==> flow/design.v <==
package rv32_pkg;
  typedef logic [31:0] u32;
  typedef enum logic [3:0] {
    ALU_ADD, ALU_SUB, ALU_AND, ALU_OR, ALU_XOR,
    ALU_SLT, ALU_SLTU, ALU_SLL, ALU_SRL, ALU_SRA
  } alu_op_e;
  typedef enum logic [2:0] {WB_NONE, WB_ALU, WB_MEM, WB_PC4, WB_IMM} wb_sel_e;
  typedef struct packed {
    logic valid;
    u32 pc;
    u32 instr;
    logic [4:0] rs1, rs2, rd;
    u32 rs1_val, rs2_val;
    u32 imm;
    logic regwrite;
    wb_sel_e wb_sel;
    logic memread;
    logic memwrite;
    logic [1:0] mem_size;  
    logic mem_sign;  
    logic is_branch;
    logic is_jal;
    logic is_jalr;
    logic [2:0] br_funct3;
    alu_op_e alu_op;
    logic alu_src_imm;  
  } idex_t;
  typedef struct packed {
    logic valid;
    u32 pc;
    u32 pc4;
    u32 alu_y;
    u32 rs2_fwd;  
    logic [4:0] rd;
    logic regwrite;
    wb_sel_e wb_sel;
    logic memread;
    logic memwrite;
    logic [1:0] mem_size;
    logic mem_sign;
    logic took_branch;
    u32 br_target;
  } exmem_t;
  typedef struct packed {
    logic valid;
    u32 pc4;
    u32 alu_y;
    u32 mem_rdata;
    logic [4:0] rd;
    logic regwrite;
    wb_sel_e wb_sel;
  } memwb_t;
endpackage
module rv32_alu (
  input rv32_pkg::alu_op_e op,
  input logic [31:0] a,
  input logic [31:0] b,
  output logic [31:0] y
);
  logic signed [31:0] as, bs;
  always_comb begin
    as = $signed(a);
    bs = $signed(b);
    y = 32'd0;
    unique case (op)
      rv32_pkg::ALU_ADD : y = a + b;
      rv32_pkg::ALU_SUB : y = a - b;
      rv32_pkg::ALU_AND : y = a & b;
      rv32_pkg::ALU_OR  : y = a | b;
      rv32_pkg::ALU_XOR : y = a ^ b;
      rv32_pkg::ALU_SLT : y = (as < bs) ? 32'd1 : 32'd0;
      rv32_pkg::ALU_SLTU: y = (a  < b ) ? 32'd1 : 32'd0;
      rv32_pkg::ALU_SLL : y = a << b[4:0];
      rv32_pkg::ALU_SRL : y = a >> b[4:0];
      rv32_pkg::ALU_SRA : y = as >>> b[4:0];
      default : y = 32'd0;
    endcase
  end
endmodule
module rv32_branch_unit (
  input logic is_branch,
  input logic [2:0] br_funct3,
  input logic is_jal,
  input logic is_jalr,
  input logic [31:0] pc,
  input logic [31:0] rs1,
  input logic [31:0] rs2,
  input logic [31:0] imm,
  output logic took,
  output logic [31:0] target
);
  logic signed [31:0] rs1s, rs2s;
  always_comb begin
    rs1s = $signed(rs1);
    rs2s = $signed(rs2);
    took = 1'b0;
    target = pc + 32'd4;
    if (is_jal) begin
      took = 1'b1;
      target = pc + imm;
    end else if (is_jalr) begin
      took = 1'b1;
      target = (rs1 + imm) & 32'hFFFF_FFFE;  
    end else if (is_branch) begin
      unique case (br_funct3)
        3'b000: took = (rs1 == rs2);  
        3'b001: took = (rs1 != rs2);  
        3'b100: took = (rs1s < rs2s);  
        3'b101: took = (rs1s >= rs2s);  
        3'b110: took = (rs1 < rs2);  
        3'b111: took = (rs1 >= rs2);  
        default: took = 1'b0;
      endcase
      target = pc + imm;
    end
  end
endmodule
module rv32_decode (
  input logic [31:0] instr,
  output logic regwrite,
  output rv32_pkg::wb_sel_e wb_sel,
  output logic memread,
  output logic memwrite,
  output logic [1:0] mem_size,  
  output logic mem_sign,  
  output rv32_pkg::alu_op_e alu_op,
  output logic alu_src_imm,
  output logic is_branch,
  output logic [2:0] br_funct3,
  output logic is_jal,
  output logic is_jalr,
  output logic [31:0] imm
);
  logic [6:0] opcode;
  logic [2:0] funct3;
  logic [6:0] funct7;
  function automatic logic [31:0] imm_i(input logic [31:0] i);
    imm_i = {{20{i[31]}}, i[31:20]};
  endfunction
  function automatic logic [31:0] imm_s(input logic [31:0] i);
    imm_s = {{20{i[31]}}, i[31:25], i[11:7]};
  endfunction
  function automatic logic [31:0] imm_b(input logic [31:0] i);
    imm_b = {{19{i[31]}}, i[31], i[7], i[30:25], i[11:8], 1'b0};
  endfunction
  function automatic logic [31:0] imm_u(input logic [31:0] i);
    imm_u = {i[31:12], 12'b0};
  endfunction
  function automatic logic [31:0] imm_j(input logic [31:0] i);
    imm_j = {{11{i[31]}}, i[31], i[19:12], i[20], i[30:21], 1'b0};
  endfunction
  always_comb begin
    opcode = instr[6:0];
    funct3 = instr[14:12];
    funct7 = instr[31:25];
    regwrite = 1'b0;
    wb_sel = rv32_pkg::WB_NONE;
    memread = 1'b0;
    memwrite = 1'b0;
    mem_size = 2'd2;  
    mem_sign = 1'b1;
    alu_op = rv32_pkg::ALU_ADD;
    alu_src_imm = 1'b0;
    is_branch = 1'b0;
    br_funct3 = funct3;
    is_jal = 1'b0;
    is_jalr = 1'b0;
    imm = 32'd0;
    unique case (opcode)
      7'b0110111: begin
        regwrite = 1'b1;
        wb_sel = rv32_pkg::WB_ALU;  
        alu_op = rv32_pkg::ALU_ADD;
        alu_src_imm = 1'b1;
        imm = imm_u(instr);
      end
      7'b0010111: begin
        regwrite = 1'b1;
        wb_sel = rv32_pkg::WB_ALU;  
        alu_op = rv32_pkg::ALU_ADD;
        alu_src_imm = 1'b1;
        imm = imm_u(instr);
      end
      7'b1101111: begin
        regwrite = 1'b1;
        wb_sel = rv32_pkg::WB_PC4;
        is_jal = 1'b1;
        imm = imm_j(instr);
      end
      7'b1100111: begin
        regwrite = 1'b1;
        wb_sel = rv32_pkg::WB_PC4;
        is_jalr = 1'b1;
        alu_op = rv32_pkg::ALU_ADD;
        alu_src_imm = 1'b1;
        imm = imm_i(instr);
      end
      7'b1100011: begin
        is_branch = 1'b1;
        br_funct3 = funct3;
        imm = imm_b(instr);
      end
      7'b0000011: begin
        regwrite = 1'b1;
        wb_sel = rv32_pkg::WB_MEM;
        memread = 1'b1;
        alu_op = rv32_pkg::ALU_ADD;
        alu_src_imm = 1'b1;
        imm = imm_i(instr);
        unique case (funct3)
          3'b000: begin mem_size = 2'd0; mem_sign = 1'b1; end  
          3'b001: begin mem_size = 2'd1; mem_sign = 1'b1; end  
          3'b010: begin mem_size = 2'd2; mem_sign = 1'b1; end  
          3'b100: begin mem_size = 2'd0; mem_sign = 1'b0; end  
          3'b101: begin mem_size = 2'd1; mem_sign = 1'b0; end  
          default: begin
            regwrite = 1'b0; memread = 1'b0; wb_sel = rv32_pkg::WB_NONE;
          end
        endcase
      end
      7'b0100011: begin
        memwrite = 1'b1;
        alu_op = rv32_pkg::ALU_ADD;
        alu_src_imm = 1'b1;
        imm = imm_s(instr);
        unique case (funct3)
          3'b000: mem_size = 2'd0;  
          3'b001: mem_size = 2'd1;  
          3'b010: mem_size = 2'd2;  
          default: begin
            memwrite = 1'b0;
          end
        endcase
      end
      7'b0010011: begin
        regwrite = 1'b1;
        wb_sel = rv32_pkg::WB_ALU;
        alu_src_imm = 1'b1;
        imm = imm_i(instr);
        unique case (funct3)
          3'b000: alu_op = rv32_pkg::ALU_ADD;  
          3'b010: alu_op = rv32_pkg::ALU_SLT;  
          3'b011: alu_op = rv32_pkg::ALU_SLTU;  
          3'b100: alu_op = rv32_pkg::ALU_XOR;  
          3'b110: alu_op = rv32_pkg::ALU_OR;  
          3'b111: alu_op = rv32_pkg::ALU_AND;  
          3'b001: alu_op = rv32_pkg::ALU_SLL;  
          3'b101: begin
            alu_op = (instr[30] == 1'b1) ? rv32_pkg::ALU_SRA : rv32_pkg::ALU_SRL;
          end
          default: begin
            regwrite = 1'b0; wb_sel = rv32_pkg::WB_NONE;
          end
        endcase
      end
      7'b0110011: begin
        regwrite = 1'b1;
        wb_sel = rv32_pkg::WB_ALU;
        alu_src_imm = 1'b0;
        unique case (funct3)
          3'b000: alu_op = (funct7 == 7'b0100000) ? rv32_pkg::ALU_SUB : rv32_pkg::ALU_ADD;
          3'b001: alu_op = rv32_pkg::ALU_SLL;
          3'b010: alu_op = rv32_pkg::ALU_SLT;
          3'b011: alu_op = rv32_pkg::ALU_SLTU;
          3'b100: alu_op = rv32_pkg::ALU_XOR;
          3'b101: alu_op = (funct7 == 7'b0100000) ? rv32_pkg::ALU_SRA : rv32_pkg::ALU_SRL;
          3'b110: alu_op = rv32_pkg::ALU_OR;
          3'b111: alu_op = rv32_pkg::ALU_AND;
          default: begin
            regwrite = 1'b0; wb_sel = rv32_pkg::WB_NONE;
          end
        endcase
      end
      default: begin
      end
    endcase
  end
endmodule
module rv32_forward (
  input logic [4:0] idex_rs1,
  input logic [4:0] idex_rs2,
  input logic exmem_regwrite,
  input logic [4:0] exmem_rd,
  input logic memwb_regwrite,
  input logic [4:0] memwb_rd,
  output logic [1:0] fwd_a_sel,
  output logic [1:0] fwd_b_sel
);
  always_comb begin
    fwd_a_sel = 2'b00;
    fwd_b_sel = 2'b00;
    if (exmem_regwrite && (exmem_rd != 5'd0) && (exmem_rd == idex_rs1)) fwd_a_sel = 2'b01;
    else if (memwb_regwrite && (memwb_rd != 5'd0) && (memwb_rd == idex_rs1)) fwd_a_sel = 2'b10;
    if (exmem_regwrite && (exmem_rd != 5'd0) && (exmem_rd == idex_rs2)) fwd_b_sel = 2'b01;
    else if (memwb_regwrite && (memwb_rd != 5'd0) && (memwb_rd == idex_rs2)) fwd_b_sel = 2'b10;
  end
endmodule
module rv32_hazard (
  input logic ifid_valid,
  input logic idex_valid,
  input logic idex_memread,
  input logic [4:0] ifid_rs1,
  input logic [4:0] ifid_rs2,
  input logic [4:0] idex_rd,
  output logic stall_if,
  output logic stall_id
);
  logic hazard;
  always_comb begin
    hazard = 1'b0;
    if (ifid_valid && idex_valid && idex_memread && (idex_rd != 5'd0)) begin
      if ((idex_rd == ifid_rs1) || (idex_rd == ifid_rs2)) hazard = 1'b1;
    end
    stall_if = hazard;
    stall_id = hazard;
  end
endmodule
module rv32_memmap (
  input logic [31:0] addr,
  output logic is_mmio,
  output logic mmio_we,
  output logic [31:0] mmio_addr
);
  always_comb begin
    is_mmio = 1'b0;
    mmio_we = 1'b0;
    mmio_addr = addr;
    if (addr[31:28] == 4'hF) begin
      is_mmio = 1'b1;
      mmio_we = 1'b0;
    end
  end
endmodule
module rv32_regfile (
  input logic clk,
  input logic rst_n,
  input logic [4:0] raddr1,
  input logic [4:0] raddr2,
  output logic [31:0] rdata1,
  output logic [31:0] rdata2,
  input logic we,
  input logic [4:0] waddr,
  input logic [31:0] wdata
);
  logic [31:0] regs [31:0];
  always_ff @(posedge clk) begin
    if (!rst_n) begin
    end else begin
      if (we && (waddr != 5'd0)) regs[waddr] <= wdata;
      regs[5'd0] <= 32'd0;
    end
  end
  always_comb begin
    rdata1 = (raddr1 == 5'd0) ? 32'd0 : regs[raddr1];
    rdata2 = (raddr2 == 5'd0) ? 32'd0 : regs[raddr2];
  end
endmodule
module rv32_core (
  input logic clk,
  input logic rst_n,
  output logic [31:0] imem_addr,
  input logic [31:0] imem_rdata,
  output logic dmem_valid,
  output logic dmem_we,
  output logic [31:0] dmem_addr,
  output logic [31:0] dmem_wdata,
  output logic [3:0] dmem_wstrb,
  input logic dmem_ready,
  input logic [31:0] dmem_rdata,
  output logic mmio_we,
  output logic [31:0] mmio_addr,
  output logic [31:0] mmio_wdata,
  input logic [31:0] mmio_rdata
);
  logic [31:0] pc_q, pc_d;
  logic [31:0] if_pc4;
  logic [31:0] if_instr;
  logic ifid_valid_q, ifid_valid_d;
  logic [31:0] ifid_pc_q, ifid_pc_d;
  logic [31:0] ifid_instr_q, ifid_instr_d;
  rv32_pkg::idex_t idex_q;
  rv32_pkg::idex_t idex_d;
  rv32_pkg::exmem_t exmem_q;
  rv32_pkg::exmem_t exmem_d;
  rv32_pkg::memwb_t memwb_q;
  rv32_pkg::memwb_t memwb_d;
  logic [4:0] rs1, rs2, rd;
  logic [31:0] rs1_val, rs2_val;
  logic dec_regwrite, dec_memread, dec_memwrite;
  logic [1:0] dec_mem_size;
  logic dec_mem_sign;
  rv32_pkg::wb_sel_e dec_wb_sel;
  rv32_pkg::alu_op_e dec_alu_op;
  logic dec_alu_src_imm;
  logic dec_is_branch, dec_is_jal, dec_is_jalr;
  logic [2:0] dec_br_funct3;
  logic [31:0] dec_imm;
  logic stall_if, stall_id;
  logic flush_ifid, flush_idex;
  logic [1:0] fwd_a_sel, fwd_b_sel;  
  logic [31:0] ex_op_a, ex_op_b, ex_op_b_raw;
  logic [31:0] alu_y;
  logic took_branch;
  logic [31:0] br_target;
  logic [31:0] pc_next_seq;
  logic [31:0] wb_data;
  assign imem_addr = pc_q;
  assign if_instr = imem_rdata;
  assign if_pc4 = pc_q + 32'd4;
  assign pc_next_seq = if_pc4;
  assign rs1 = ifid_instr_q[19:15];
  assign rs2 = ifid_instr_q[24:20];
  assign rd = ifid_instr_q[11:7];
  logic [31:0] rf_rdata1, rf_rdata2;
  rv32_regfile u_rf (
    .clk(clk), .rst_n(rst_n),
    .raddr1(rs1), .raddr2(rs2),
    .rdata1(rf_rdata1), .rdata2(rf_rdata2),
    .we(memwb_q.regwrite && memwb_q.valid && !stall_mem),
    .waddr(memwb_q.rd),
    .wdata(wb_data)
  );
  assign rs1_val = (memwb_q.regwrite && memwb_q.valid && (memwb_q.rd != 5'd0) && (memwb_q.rd == rs1)) ? wb_data : rf_rdata1;
  assign rs2_val = (memwb_q.regwrite && memwb_q.valid && (memwb_q.rd != 5'd0) && (memwb_q.rd == rs2)) ? wb_data : rf_rdata2;
  rv32_decode u_dec (
    .instr(ifid_instr_q),
    .regwrite(dec_regwrite),
    .wb_sel(dec_wb_sel),
    .memread(dec_memread),
    .memwrite(dec_memwrite),
    .mem_size(dec_mem_size),
    .mem_sign(dec_mem_sign),
    .alu_op(dec_alu_op),
    .alu_src_imm(dec_alu_src_imm),
    .is_branch(dec_is_branch),
    .br_funct3(dec_br_funct3),
    .is_jal(dec_is_jal),
    .is_jalr(dec_is_jalr),
    .imm(dec_imm)
  );
  rv32_hazard u_haz (
    .ifid_valid(ifid_valid_q),
    .idex_valid(idex_q.valid),
    .idex_memread(idex_q.memread),
    .ifid_rs1(rs1),
    .ifid_rs2(rs2),
    .idex_rd(idex_q.rd),
    .stall_if(stall_if),
    .stall_id(stall_id)
  );
  rv32_forward u_fwd (
    .idex_rs1(idex_q.rs1),
    .idex_rs2(idex_q.rs2),
    .exmem_regwrite(exmem_q.regwrite && exmem_q.valid),
    .exmem_rd(exmem_q.rd),
    .memwb_regwrite(memwb_q.regwrite && memwb_q.valid),
    .memwb_rd(memwb_q.rd),
    .fwd_a_sel(fwd_a_sel),
    .fwd_b_sel(fwd_b_sel)
  );
  always_comb begin
    flush_ifid = took_branch;
    flush_idex = took_branch;
  end
  always_comb begin
    idex_d = '0;
    idex_d.valid = ifid_valid_q && !flush_idex && !stall_id;
    idex_d.pc = ifid_pc_q;
    idex_d.instr = ifid_instr_q;
    idex_d.rs1 = rs1;
    idex_d.rs2 = rs2;
    idex_d.rd = rd;
    idex_d.rs1_val = rs1_val;
    idex_d.rs2_val = rs2_val;
    idex_d.imm = dec_imm;
    idex_d.regwrite = dec_regwrite;
    idex_d.wb_sel = dec_wb_sel;
    idex_d.memread = dec_memread;
    idex_d.memwrite = dec_memwrite;
    idex_d.mem_size = dec_mem_size;
    idex_d.mem_sign = dec_mem_sign;
    idex_d.is_branch = dec_is_branch;
    idex_d.br_funct3 = dec_br_funct3;
    idex_d.is_jal = dec_is_jal;
    idex_d.is_jalr = dec_is_jalr;
    idex_d.alu_op = dec_alu_op;
    idex_d.alu_src_imm = dec_alu_src_imm;
    if (stall_id) begin
      idex_d = '0;
    end
  end
  logic [6:0] ex_opcode;
  assign ex_opcode = idex_q.instr[6:0];
  always_comb begin
    ex_op_a = idex_q.rs1_val;
    ex_op_b_raw = idex_q.rs2_val;
    case (fwd_a_sel)
      2'b01: ex_op_a = exmem_q.alu_y;
      2'b10: ex_op_a = wb_data;
      default:   ;
    endcase
    case (fwd_b_sel)
      2'b01: ex_op_b_raw = exmem_q.alu_y;
      2'b10: ex_op_b_raw = wb_data;
      default:   ;
    endcase
    if (ex_opcode == 7'b0110111) begin
      ex_op_a = 32'd0;
    end else if (ex_opcode == 7'b0010111) begin
      ex_op_a = idex_q.pc;
    end
  end
  assign ex_op_b = (idex_q.alu_src_imm) ? idex_q.imm : ex_op_b_raw;
  rv32_alu u_alu (
    .op(idex_q.alu_op),
    .a(ex_op_a),
    .b(ex_op_b),
    .y(alu_y)
  );
  rv32_branch_unit u_bru (
    .is_branch(idex_q.is_branch && idex_q.valid),
    .br_funct3(idex_q.br_funct3),
    .is_jal(idex_q.is_jal && idex_q.valid),
    .is_jalr(idex_q.is_jalr && idex_q.valid),
    .pc(idex_q.pc),
    .rs1(ex_op_a),
    .rs2(ex_op_b_raw),
    .imm(idex_q.imm),
    .took(took_branch),
    .target(br_target)
  );
  always_comb begin
    pc_d = pc_q;
    if (!stall_if) begin
      pc_d = took_branch ? br_target : pc_next_seq;
    end
  end
  always_comb begin
    exmem_d = '0;
    exmem_d.valid = idex_q.valid;
    exmem_d.pc4 = idex_q.pc + 32'd4;
    exmem_d.alu_y = alu_y;
    exmem_d.rs2_fwd = ex_op_b_raw;
    exmem_d.rd = idex_q.rd;
    exmem_d.regwrite = idex_q.regwrite;
    exmem_d.wb_sel = idex_q.wb_sel;
    exmem_d.memread = idex_q.memread;
    exmem_d.memwrite = idex_q.memwrite;
    exmem_d.mem_size = idex_q.mem_size;
    exmem_d.mem_sign = idex_q.mem_sign;
    exmem_d.took_branch = took_branch;
    exmem_d.br_target = br_target;
  end
  logic mem_is_mmio, mem_mmio_we_unused;
  logic mem_rd, mem_wr;
  logic stall_mem;
  logic [3:0] mem_strb;
  logic [31:0] mem_wdata, mem_raw, mem_shifted, mem_load;
  rv32_memmap u_mm (
    .addr(exmem_q.alu_y),
    .is_mmio(mem_is_mmio),
    .mmio_we(mem_mmio_we_unused),
    .mmio_addr(mmio_addr)
  );
  assign mem_rd = exmem_q.valid && exmem_q.memread;
  assign mem_wr = exmem_q.valid && exmem_q.memwrite;
  always_comb begin
    unique case (exmem_q.mem_size)
      2'd0: begin
        mem_wdata = {4{exmem_q.rs2_fwd[7:0]}};
        mem_strb = 4'b0001 << exmem_q.alu_y[1:0];
      end
      2'd1: begin
        mem_wdata = {2{exmem_q.rs2_fwd[15:0]}};
        mem_strb = exmem_q.alu_y[1] ? 4'b1100 : 4'b0011;
      end
      default: begin
        mem_wdata = exmem_q.rs2_fwd;
        mem_strb = 4'b1111;
      end
    endcase
  end
  assign dmem_valid = (mem_rd || mem_wr) && !mem_is_mmio;
  assign dmem_we = mem_wr && !mem_is_mmio;
  assign dmem_addr = exmem_q.alu_y;
  assign dmem_wdata = mem_wdata;
  assign dmem_wstrb = mem_strb;
  assign mmio_we = mem_wr && mem_is_mmio;
  assign mmio_wdata = mem_wdata;
  assign stall_mem = dmem_valid && !dmem_ready;
  always_comb begin
    mem_raw = mem_is_mmio ? mmio_rdata : dmem_rdata;
    mem_shifted = mem_raw >> {exmem_q.alu_y[1:0], 3'b000};
    unique case (exmem_q.mem_size)
      2'd0: mem_load = {{24{exmem_q.mem_sign & mem_shifted[7]}}, mem_shifted[7:0]};
      2'd1: mem_load = {{16{exmem_q.mem_sign & mem_shifted[15]}}, mem_shifted[15:0]};
      default: mem_load = mem_shifted;
    endcase
  end
  always_comb begin
    memwb_d = '0;
    memwb_d.valid = exmem_q.valid;
    memwb_d.pc4 = exmem_q.pc4;
    memwb_d.alu_y = exmem_q.alu_y;
    memwb_d.mem_rdata = mem_load;
    memwb_d.rd = exmem_q.rd;
    memwb_d.regwrite = exmem_q.regwrite;
    memwb_d.wb_sel = exmem_q.wb_sel;
  end
  always_comb begin
    wb_data = 32'd0;
    unique case (memwb_q.wb_sel)
      rv32_pkg::WB_ALU: wb_data = memwb_q.alu_y;
      rv32_pkg::WB_MEM: wb_data = memwb_q.mem_rdata;
      rv32_pkg::WB_PC4: wb_data = memwb_q.pc4;
      rv32_pkg::WB_IMM: wb_data = memwb_q.alu_y;
      default: wb_data = 32'd0;
    endcase
  end
  always_ff @(posedge clk) begin
    if (!rst_n) begin
      pc_q <= 32'd0;
      ifid_valid_q <= 1'b0;
      ifid_pc_q <= 32'd0;
      ifid_instr_q <= 32'd0;
      idex_q <= '0;
      exmem_q <= '0;
      memwb_q <= '0;
    end else if (!stall_mem) begin
      pc_q <= pc_d;
      if (!stall_if) begin
        ifid_valid_q <= 1'b1;
        ifid_pc_q <= pc_q;
        ifid_instr_q <= if_instr;
      end
      if (flush_ifid) begin
        ifid_valid_q <= 1'b0;
      end
      idex_q <= idex_d;
      exmem_q <= exmem_d;
      memwb_q <= memwb_d;
    end
  end
endmodule
# From RTL to reports: rv32_core
# What the tools print for rv32_core, step after step.
# Lines are those of the file above, counted from 1.
# Library cell names are shortened.
# The mark - stands for no value.
dict set report design {
  top {rv32_core}
  clock_port {clk}
  lib {sky130hd}
  pvt_corner {tt_025C_1v80}
}

# Elaborated design
# Source: Yosys, flattened and elaborated, memories not mapped. Widths are those after wreduce. Print and check cells do not count.
# Yosys's memory passes give these memory sizes; they may raise the number of words (mostly to a power of two), join words into wider ones and drop unused or constant bits.
dict set report bits {
  inputBits 99
  out_inout_bits 167
  clocked_rd_ports_x_width 64
  register_bits 543
  n_memories 1
  mem_bits_rw 1024
}
# name size width read_ports write_ports line
set mem_list {}
lappend mem_list {u_rf.regs 32 32 2 2 345} ;# logic [31:0] regs [31:0];
dict set report classes {
  addsub 6
  n_cmp 6
  n_logic 7
  n_reduce_logical 57
  n_mux 72
  n_eq 54
  shift 5
}
# cell n
set op_table {}
lappend op_table {{32-bit two-way mux} 14}
lappend op_table {{32-bit parallel mux with 10-bit select} 1}
lappend op_table {{32-bit parallel mux with 2-bit select} 4}
lappend op_table {{196-bit two-way mux} 1}
lappend op_table {{32-bit parallel mux with 5-bit select} 1}
lappend op_table {{32-bit < comparator} 4}
lappend op_table {{32-bit adder} 3}
lappend op_table {{32-bit parallel mux with 3-bit select} 1}
lappend op_table {{32-bit by 3-bit adder with 32-bit output with constant B} 2}
lappend op_table {{32-bit greater-or-equal comparator} 2}
lappend op_table {{32-bit by 5-bit >> shifter with 32-bit output} 2}
lappend op_table {{4-bit parallel mux with 8-bit select} 2}
lappend op_table {{5-bit equality test} 8}
lappend op_table {{7-bit by 6-bit equality test with 1-bit output with constant B} 5}
lappend op_table {{32-bit subtractor} 1}
lappend op_table {{32-bit equality test} 1}
lappend op_table {{32-bit != test} 1}
lappend op_table {{32-bit bitwise AND} 1}
lappend op_table {{32-bit bitwise OR} 1}
lappend op_table {{32-bit XOR} 1}
lappend op_table {{32-bit by 5-bit << shifter with 32-bit output} 1}
lappend op_table {{32-bit by 5-bit >>> shifter with 32-bit output} 1}
lappend op_table {{5-bit two-way mux} 6}
lappend op_table {{3-bit equality test with constant B} 9}
lappend op_table {{1-bit two-way mux} 27}
lappend op_table {{1-bit logical AND} 26}
lappend op_table {{7-bit by 5-bit equality test with 1-bit output with constant B} 3}
lappend op_table {{7-bit equality test with constant B} 3}
# Not listed: further kinds 35, cells in them 75.

# Logic depth
# Depth = most cells in a row (Yosys ltp): at word level without a register or memory, in the mapped netlist without a sequential cell, where the memories' decode and read muxes count.
dict set report depth {
  ltp_word 18
  ABC_AREA 0
  ltp_mapped 25
  depth_no_buf 21
}

# Netlist
# Yosys stat after the flow's synthesis: flattened, memories mapped to cells. It holds for the ABC_AREA given above (unset counts as 0); a run with the other value may have another netlist.
# Totals and module areas in this step are rounded.
# type n area_total_um2
set by_type {}
lappend by_type {edfxtp_1 992 2.98E+04}
lappend by_type {mux4_2 643 1.45E+04}
lappend by_type {dfxtp_1 524 1.05E+04}
lappend by_type {a21oi_1 493 2.47E+03}
lappend by_type {nand2_1 644 2.42E+03}
lappend by_type {ha_1 192 2.4E+03}
lappend by_type {nor2_1 549 2.06E+03}
lappend by_type {a22oi_1 201 1.51E+03}
lappend by_type {clkbuf_1 403 1.51E+03}
lappend by_type {mux2i_1 150 1501.44}
lappend by_type {o21ai_0 241 1.21E+03}
lappend by_type {mux2_2 93 1.05E+03}
lappend by_type {a211oi_1 117 878.342}
lappend by_type {buf_4 111 833.299}
lappend by_type {xnor2_1 91 797.014}
lappend by_type {inv_1 184 690.662}
lappend by_type {o22ai_1 105 656.88}
lappend by_type {nor3_1 115 575.552}
# Other cell types: 90; their cells: 1174.
dict set report synth_totals {
  ffs 1516
  area_mm2 0.08386
  seq_area_mm2 0.04028
  stdcells 7022
  n_buf 644
}
# By module: a second synthesis without flattening, with its own total; a netlist apart from the flattened one above.
dict set report hier_totals {
  cells_unflattened 7809
  hier_area_mm2 0.08745
}
# Each row is one instance without its submodules.
# module area_mm2 mod_seq_area_mm2 n_inst n_cells
set modules {}
lappend modules {rv32_regfile 0.04781 0.03043 1 2609}
lappend modules {rv32_core 0.02482 0.009709 1 3034}
lappend modules {rv32_alu 0.008142 0 1 1236}
lappend modules {rv32_branch_unit 0.005184 0 1 733}
lappend modules {rv32_decode 0.0008371 0 1 110}
lappend modules {rv32_memmap 0.0002602 0 1 35}
lappend modules {rv32_forward 0.0002577 0 1 34}
lappend modules {rv32_hazard 0.0001364 0 1 18}

# Timing after synthesis
# Source: OpenSTA report_checks on the synthesized netlist (no wires, ideal clock, input and output delay 20% of the period each), path of least setup slack; recovery checks are left aside. Register names are those of the netlist, which keeps one name where synthesis merged equal registers.
dict set report synth_path {
  path_kind {register to register}
  from {register memwb_q}
  to {register exmem_q}
  stages 25
  arrival_ps 5971
  setup_slack_ps 1902
  setup_ps 127
  required_time_ps 7873
  launch_ps 0
  tclk_ps 8000
  delay_ps 6098
  period_less_setup_slack_ps 6098
}
# "delay_ps" = arrival - input delay + setup time.
# "stages": output pins that drive a net of the path, with the launching flip-flop's if there is one; two outputs of one cell count as two.
# "period_less_setup_slack_ps" is the clock period less the worst setup slack; recovery checks do not enter. This is arithmetic on one report: input and output delays are still those of the set period (20% each).
# An end named without its bit number is one bit of that signal or, where synthesis recoded a state register, one of its new flip-flops.
# The rows between start and end are the longest chain of elaborated cells between them; the timing report does not say that the signal goes this way. Where chains are equally long, one stands for them.
# Each line given opens the expression or statement behind the cell; cells for indexed reads and writes are added by Yosys, which also makes memories of some case tables.
dict set report synth_via {
  cell_sequence {dfxtp_1 -> buf_2 -> clkbuf_1 -> mux2_2 -> a22oi_1 -> inv_1 -> nor4_1 -> o31ai_2 -> mux2i_4 -> buf_2 -> buf_1 -> clkbuf_1 -> ha_1 -> clkbuf_1 -> a21o_1 -> nand2_1 -> a311oi_1 -> a221oi_1 -> o311ai_1 -> a2111oi_0 -> nor3_1 -> o311a_1 -> o31a_1 -> o21ai_0 -> a31oi_1}
  elab_chain_len 8
  cone_cells 20
  cone_lines 15
  classes_between {add/sub: 2; eq/ne: 4; shift: 3; mux: 7; logic: 3; reduce/logical: 1}
}
# element line
set synth_rtl {}
lappend synth_rtl {{from (decl)} 385} ;# rv32_pkg::memwb_t memwb_q;
lappend synth_rtl {{from (assign)} 628} ;# memwb_q <= '0;
lappend synth_rtl {{from (assign)} 641} ;# memwb_q <= memwb_d;
lappend synth_rtl {{3-bit equality test} 612} ;# unique case (memwb_q.wb_sel)
lappend synth_rtl {{2-bit OR reduction} -}
lappend synth_rtl {{32-bit parallel mux with 3-bit select} 612}
lappend synth_rtl {{32-bit parallel mux with 2-bit select} 497} ;# case (fwd_a_sel)
lappend synth_rtl {{32-bit two-way mux} 509} ;# end else if (ex_opcode == 7'b0010111) begin
lappend synth_rtl {{32-bit two-way mux} 507} ;# if (ex_opcode == 7'b0110111) begin
lappend synth_rtl {{32-bit subtractor} 67} ;# rv32_pkg::ALU_SUB : y = a - b;
lappend synth_rtl {{32-bit parallel mux with 10-bit select} 65} ;# unique case (op)
lappend synth_rtl {{to (assign)} 627} ;# exmem_q <= '0;
lappend synth_rtl {{to (assign)} 640} ;# exmem_q <= exmem_d;
lappend synth_rtl {{to (decl)} 383} ;# rv32_pkg::exmem_t exmem_q;
# Nets of the timed path that keep an RTL name, with a line that drives or declares them; the list need not be complete.
# net line
set synth_named_nets {}
lappend synth_named_nets {u_rf.wdata[3] 612}

# Timing after layout
# From the final timing report of run 1: the path of least setup slack in the routed layout; clock arrival at registers is part of the times.
# The report prints the path's times to 10 ps; the period is as set.
dict set report layout_path {
  path_kind {register to register}
  from {register memwb_q}
  to {register pc_q[15]}
  required_time_ps 9330
  setup_slack_ps 2190
  stages 20
  setup_ps 120
  arrival_ps 7140
  tclk_ps 8660
  launch_ps 840
}
# An end named without its bit number is one bit of that signal or, where synthesis recoded a state register, one of its new flip-flops.
# The rows between start and end are the longest chain of elaborated cells between them; the timing report does not say that the signal goes this way. Where chains are equally long, one stands for them.
dict set report layout_via {
  cell_sequence {dfxtp_2 -> xnor2_1 -> and2_1 -> nand3_2 -> nor2_1 -> a21oi_1 -> o21ai_0 -> inv_1 -> ha_1 -> nand4_1 -> nor4_2 -> nand3_1 -> xnor2_1 -> a21oi_1 -> or4_1 -> o21ai_4 -> buf_4 -> nand2_2 -> a211oi_1 -> nor3_1}
  elab_chain_len 15
  cone_cells 32
  classes_between {add/sub: 1; compare: 4; eq/ne: 8; mux: 15; reduce/logical: 4}
}
# element line
set layout_rtl {}
lappend layout_rtl {{from (decl)} 385} ;# rv32_pkg::memwb_t memwb_q;
lappend layout_rtl {{from (assign)} 628} ;# memwb_q <= '0;
lappend layout_rtl {{from (assign)} 641} ;# memwb_q <= memwb_d;
lappend layout_rtl {{5-bit nonzero test} 293} ;# else if (memwb_regwrite && (memwb_rd != 5'd0) && (memwb_rd == idex_rs1)) fwd_a_sel = 2'b10;
lappend layout_rtl {{1-bit logical AND x2} 293}
lappend layout_rtl {{2-bit two-way mux} 293}
lappend layout_rtl {{2-bit two-way mux} 292} ;# if (exmem_regwrite && (exmem_rd != 5'd0) && (exmem_rd == idex_rs1)) fwd_a_sel = 2'b01;
lappend layout_rtl {{2-bit equality test} 497} ;# case (fwd_a_sel)
lappend layout_rtl {{32-bit parallel mux with 2-bit select} 497}
lappend layout_rtl {{32-bit two-way mux} 509} ;# end else if (ex_opcode == 7'b0010111) begin
lappend layout_rtl {{32-bit two-way mux} 507} ;# if (ex_opcode == 7'b0110111) begin
lappend layout_rtl {{32-bit greater-or-equal comparator} 111} ;# 3'b111: took = (rs1 >= rs2);
lappend layout_rtl {{1-bit parallel mux with 6-bit select} 105} ;# unique case (br_funct3)
lappend layout_rtl {{1-bit two-way mux} 104} ;# end else if (is_branch) begin
lappend layout_rtl {{1-bit two-way mux} 101} ;# end else if (is_jalr) begin
lappend layout_rtl {{1-bit two-way mux} 98} ;# if (is_jal) begin
lappend layout_rtl {{32-bit two-way mux} 535}
lappend layout_rtl {{to (assign)} 622} ;# pc_q <= 32'd0;
lappend layout_rtl {{to (assign)} 630} ;# pc_q <= pc_d;
lappend layout_rtl {{to (decl)} 375} ;# logic [31:0] pc_q, pc_d;

Module rv32_core, platform sky130hd: 3 stored runs of the flow (Yosys, OpenROAD) with differing settings, in no particular order. Input and output delays are each 20% of the period that was set; the output load is 0.01 pF.
"worst_path_ps" = time allowed to the worst setup path (clock period - input delay - output delay, where it has them) - its slack; a late launch clock adds to it, a late capture clock takes from it.
"worst_path_ps" is known to 10 ps.
The measured numbers are rounded.

# run 1
==> flow/run.sh <==
#!/bin/bash
# the make line also repeats the synthesis and layout settings of config.mk as NAME=value (left out here)
make -C /OpenROAD-flow-scripts/flow DESIGN_CONFIG=/design/flow/config.mk WORK_HOME=/design/flow/orfs CLKGATE_MAP_FILE= finish
==> flow/config.mk <==
export PLATFORM = sky130hd
export DESIGN_NAME = rv32_core
export DESIGN_NICKNAME = rv32_core
export VERILOG_FILES = /design/flow/design.v
export SDC_FILE = /design/flow/constraint.sdc
export NUM_CORES = 4
export LEC_CHECK = 0
export CAP_MARGIN = 0
export CELL_PAD_IN_SITES_GLOBAL_PLACEMENT = 3
export CORE_ASPECT_RATIO = 0.86
export CORE_MARGIN = 2
export CORE_UTILIZATION = 24
export CTS_CLUSTER_DIAMETER = 112
export GPL_ROUTABILITY_DRIVEN = 1
export MIN_ROUTING_LAYER = met1
export PLACE_DENSITY = 0.88
export SETUP_SLACK_MARGIN = 2.03
export SLEW_MARGIN = 35
export TNS_END_PERCENT = 85
==> flow/constraint.sdc <==
create_clock -name core_clock -period 8.66 [get_ports {clk}]
set_input_delay 1.7320 -clock core_clock [delete_from_list [all_inputs] [get_ports {clk}]]
set_output_delay 1.7320 -clock core_clock [all_outputs]
set_load 0.01 [all_outputs]

==> run 1: results <==
worst_hold_slack_ps=454
synthArea_mm2=0.08386
design_die_area_mm2=0.3542
worst_path_ps=6470
critical_path_kind="register to register"
final_setup_ws_ps=2188
final_util_pct=28.2

# run 2
==> flow/run.sh <==
#!/bin/bash
# the make line also repeats the synthesis and layout settings of config.mk as NAME=value (left out here)
make -C /OpenROAD-flow-scripts/flow DESIGN_CONFIG=/design/flow/config.mk WORK_HOME=/design/flow/orfs CLKGATE_MAP_FILE= finish
==> flow/config.mk <==
export PLATFORM = sky130hd
export DESIGN_NAME = rv32_core
export DESIGN_NICKNAME = rv32_core
export VERILOG_FILES = /design/flow/design.v
export SDC_FILE = /design/flow/constraint.sdc
export NUM_CORES = 4
export LEC_CHECK = 0
export CAP_MARGIN = 20
export CORE_MARGIN = 4
export CORE_UTILIZATION = 17
export GPL_ROUTABILITY_DRIVEN = 0
export HOLD_SLACK_MARGIN = 0.08
export MAX_ROUTING_LAYER = met4
export PLACE_DENSITY_LB_ADDON = 0.25
export SETUP_SLACK_MARGIN = 1.18
export SLEW_MARGIN = 20
==> flow/constraint.sdc <==
create_clock -name core_clock -period 8.0 [get_ports {clk}]
set_input_delay 1.6000 -clock core_clock [delete_from_list [all_inputs] [get_ports {clk}]]
set_output_delay 1.6000 -clock core_clock [all_outputs]
set_load 0.01 [all_outputs]

==> run 2: results <==
design_die_area_mm2=0.5046
final_util_pct=20.5
synthArea_mm2=0.08386
worst_hold_slack_ps=452
final_setup_ws_ps=1330
worst_path_ps=6670
critical_path_kind="register to register"

# run 3
==> flow/run.sh <==
#!/bin/bash
# the make line also repeats the synthesis and layout settings of config.mk as NAME=value (left out here)
make -C /OpenROAD-flow-scripts/flow DESIGN_CONFIG=/design/flow/config.mk WORK_HOME=/design/flow/orfs CLKGATE_MAP_FILE= finish
==> flow/config.mk <==
export PLATFORM = sky130hd
export DESIGN_NAME = rv32_core
export DESIGN_NICKNAME = rv32_core
export VERILOG_FILES = /design/flow/design.v
export SDC_FILE = /design/flow/constraint.sdc
export NUM_CORES = 4
export LEC_CHECK = 0
export CAP_MARGIN = 20
export CELL_PAD_IN_SITES_GLOBAL_PLACEMENT = 1
export CORE_ASPECT_RATIO = 1.51
export CORE_MARGIN = 2
export CORE_UTILIZATION = 24
export CTS_CLUSTER_DIAMETER = 100
export GPL_ROUTABILITY_DRIVEN = 1
export PLACE_DENSITY = 0.88
export SLEW_MARGIN = 35
export TNS_END_PERCENT = 85
==> flow/constraint.sdc <==
create_clock -name core_clock -period 8.66 [get_ports {clk}]
set_input_delay 1.7320 -clock core_clock [delete_from_list [all_inputs] [get_ports {clk}]]
set_output_delay 1.7320 -clock core_clock [all_outputs]
set_load 0.01 [all_outputs]

==> run 3: results <==
final_setup_ws_ps=1073
worst_hold_slack_ps=449
design_die_area_mm2=0.3543
final_util_pct=27.9
synthArea_mm2=0.08386
worst_path_ps=7590
critical_path_kind="register to register"
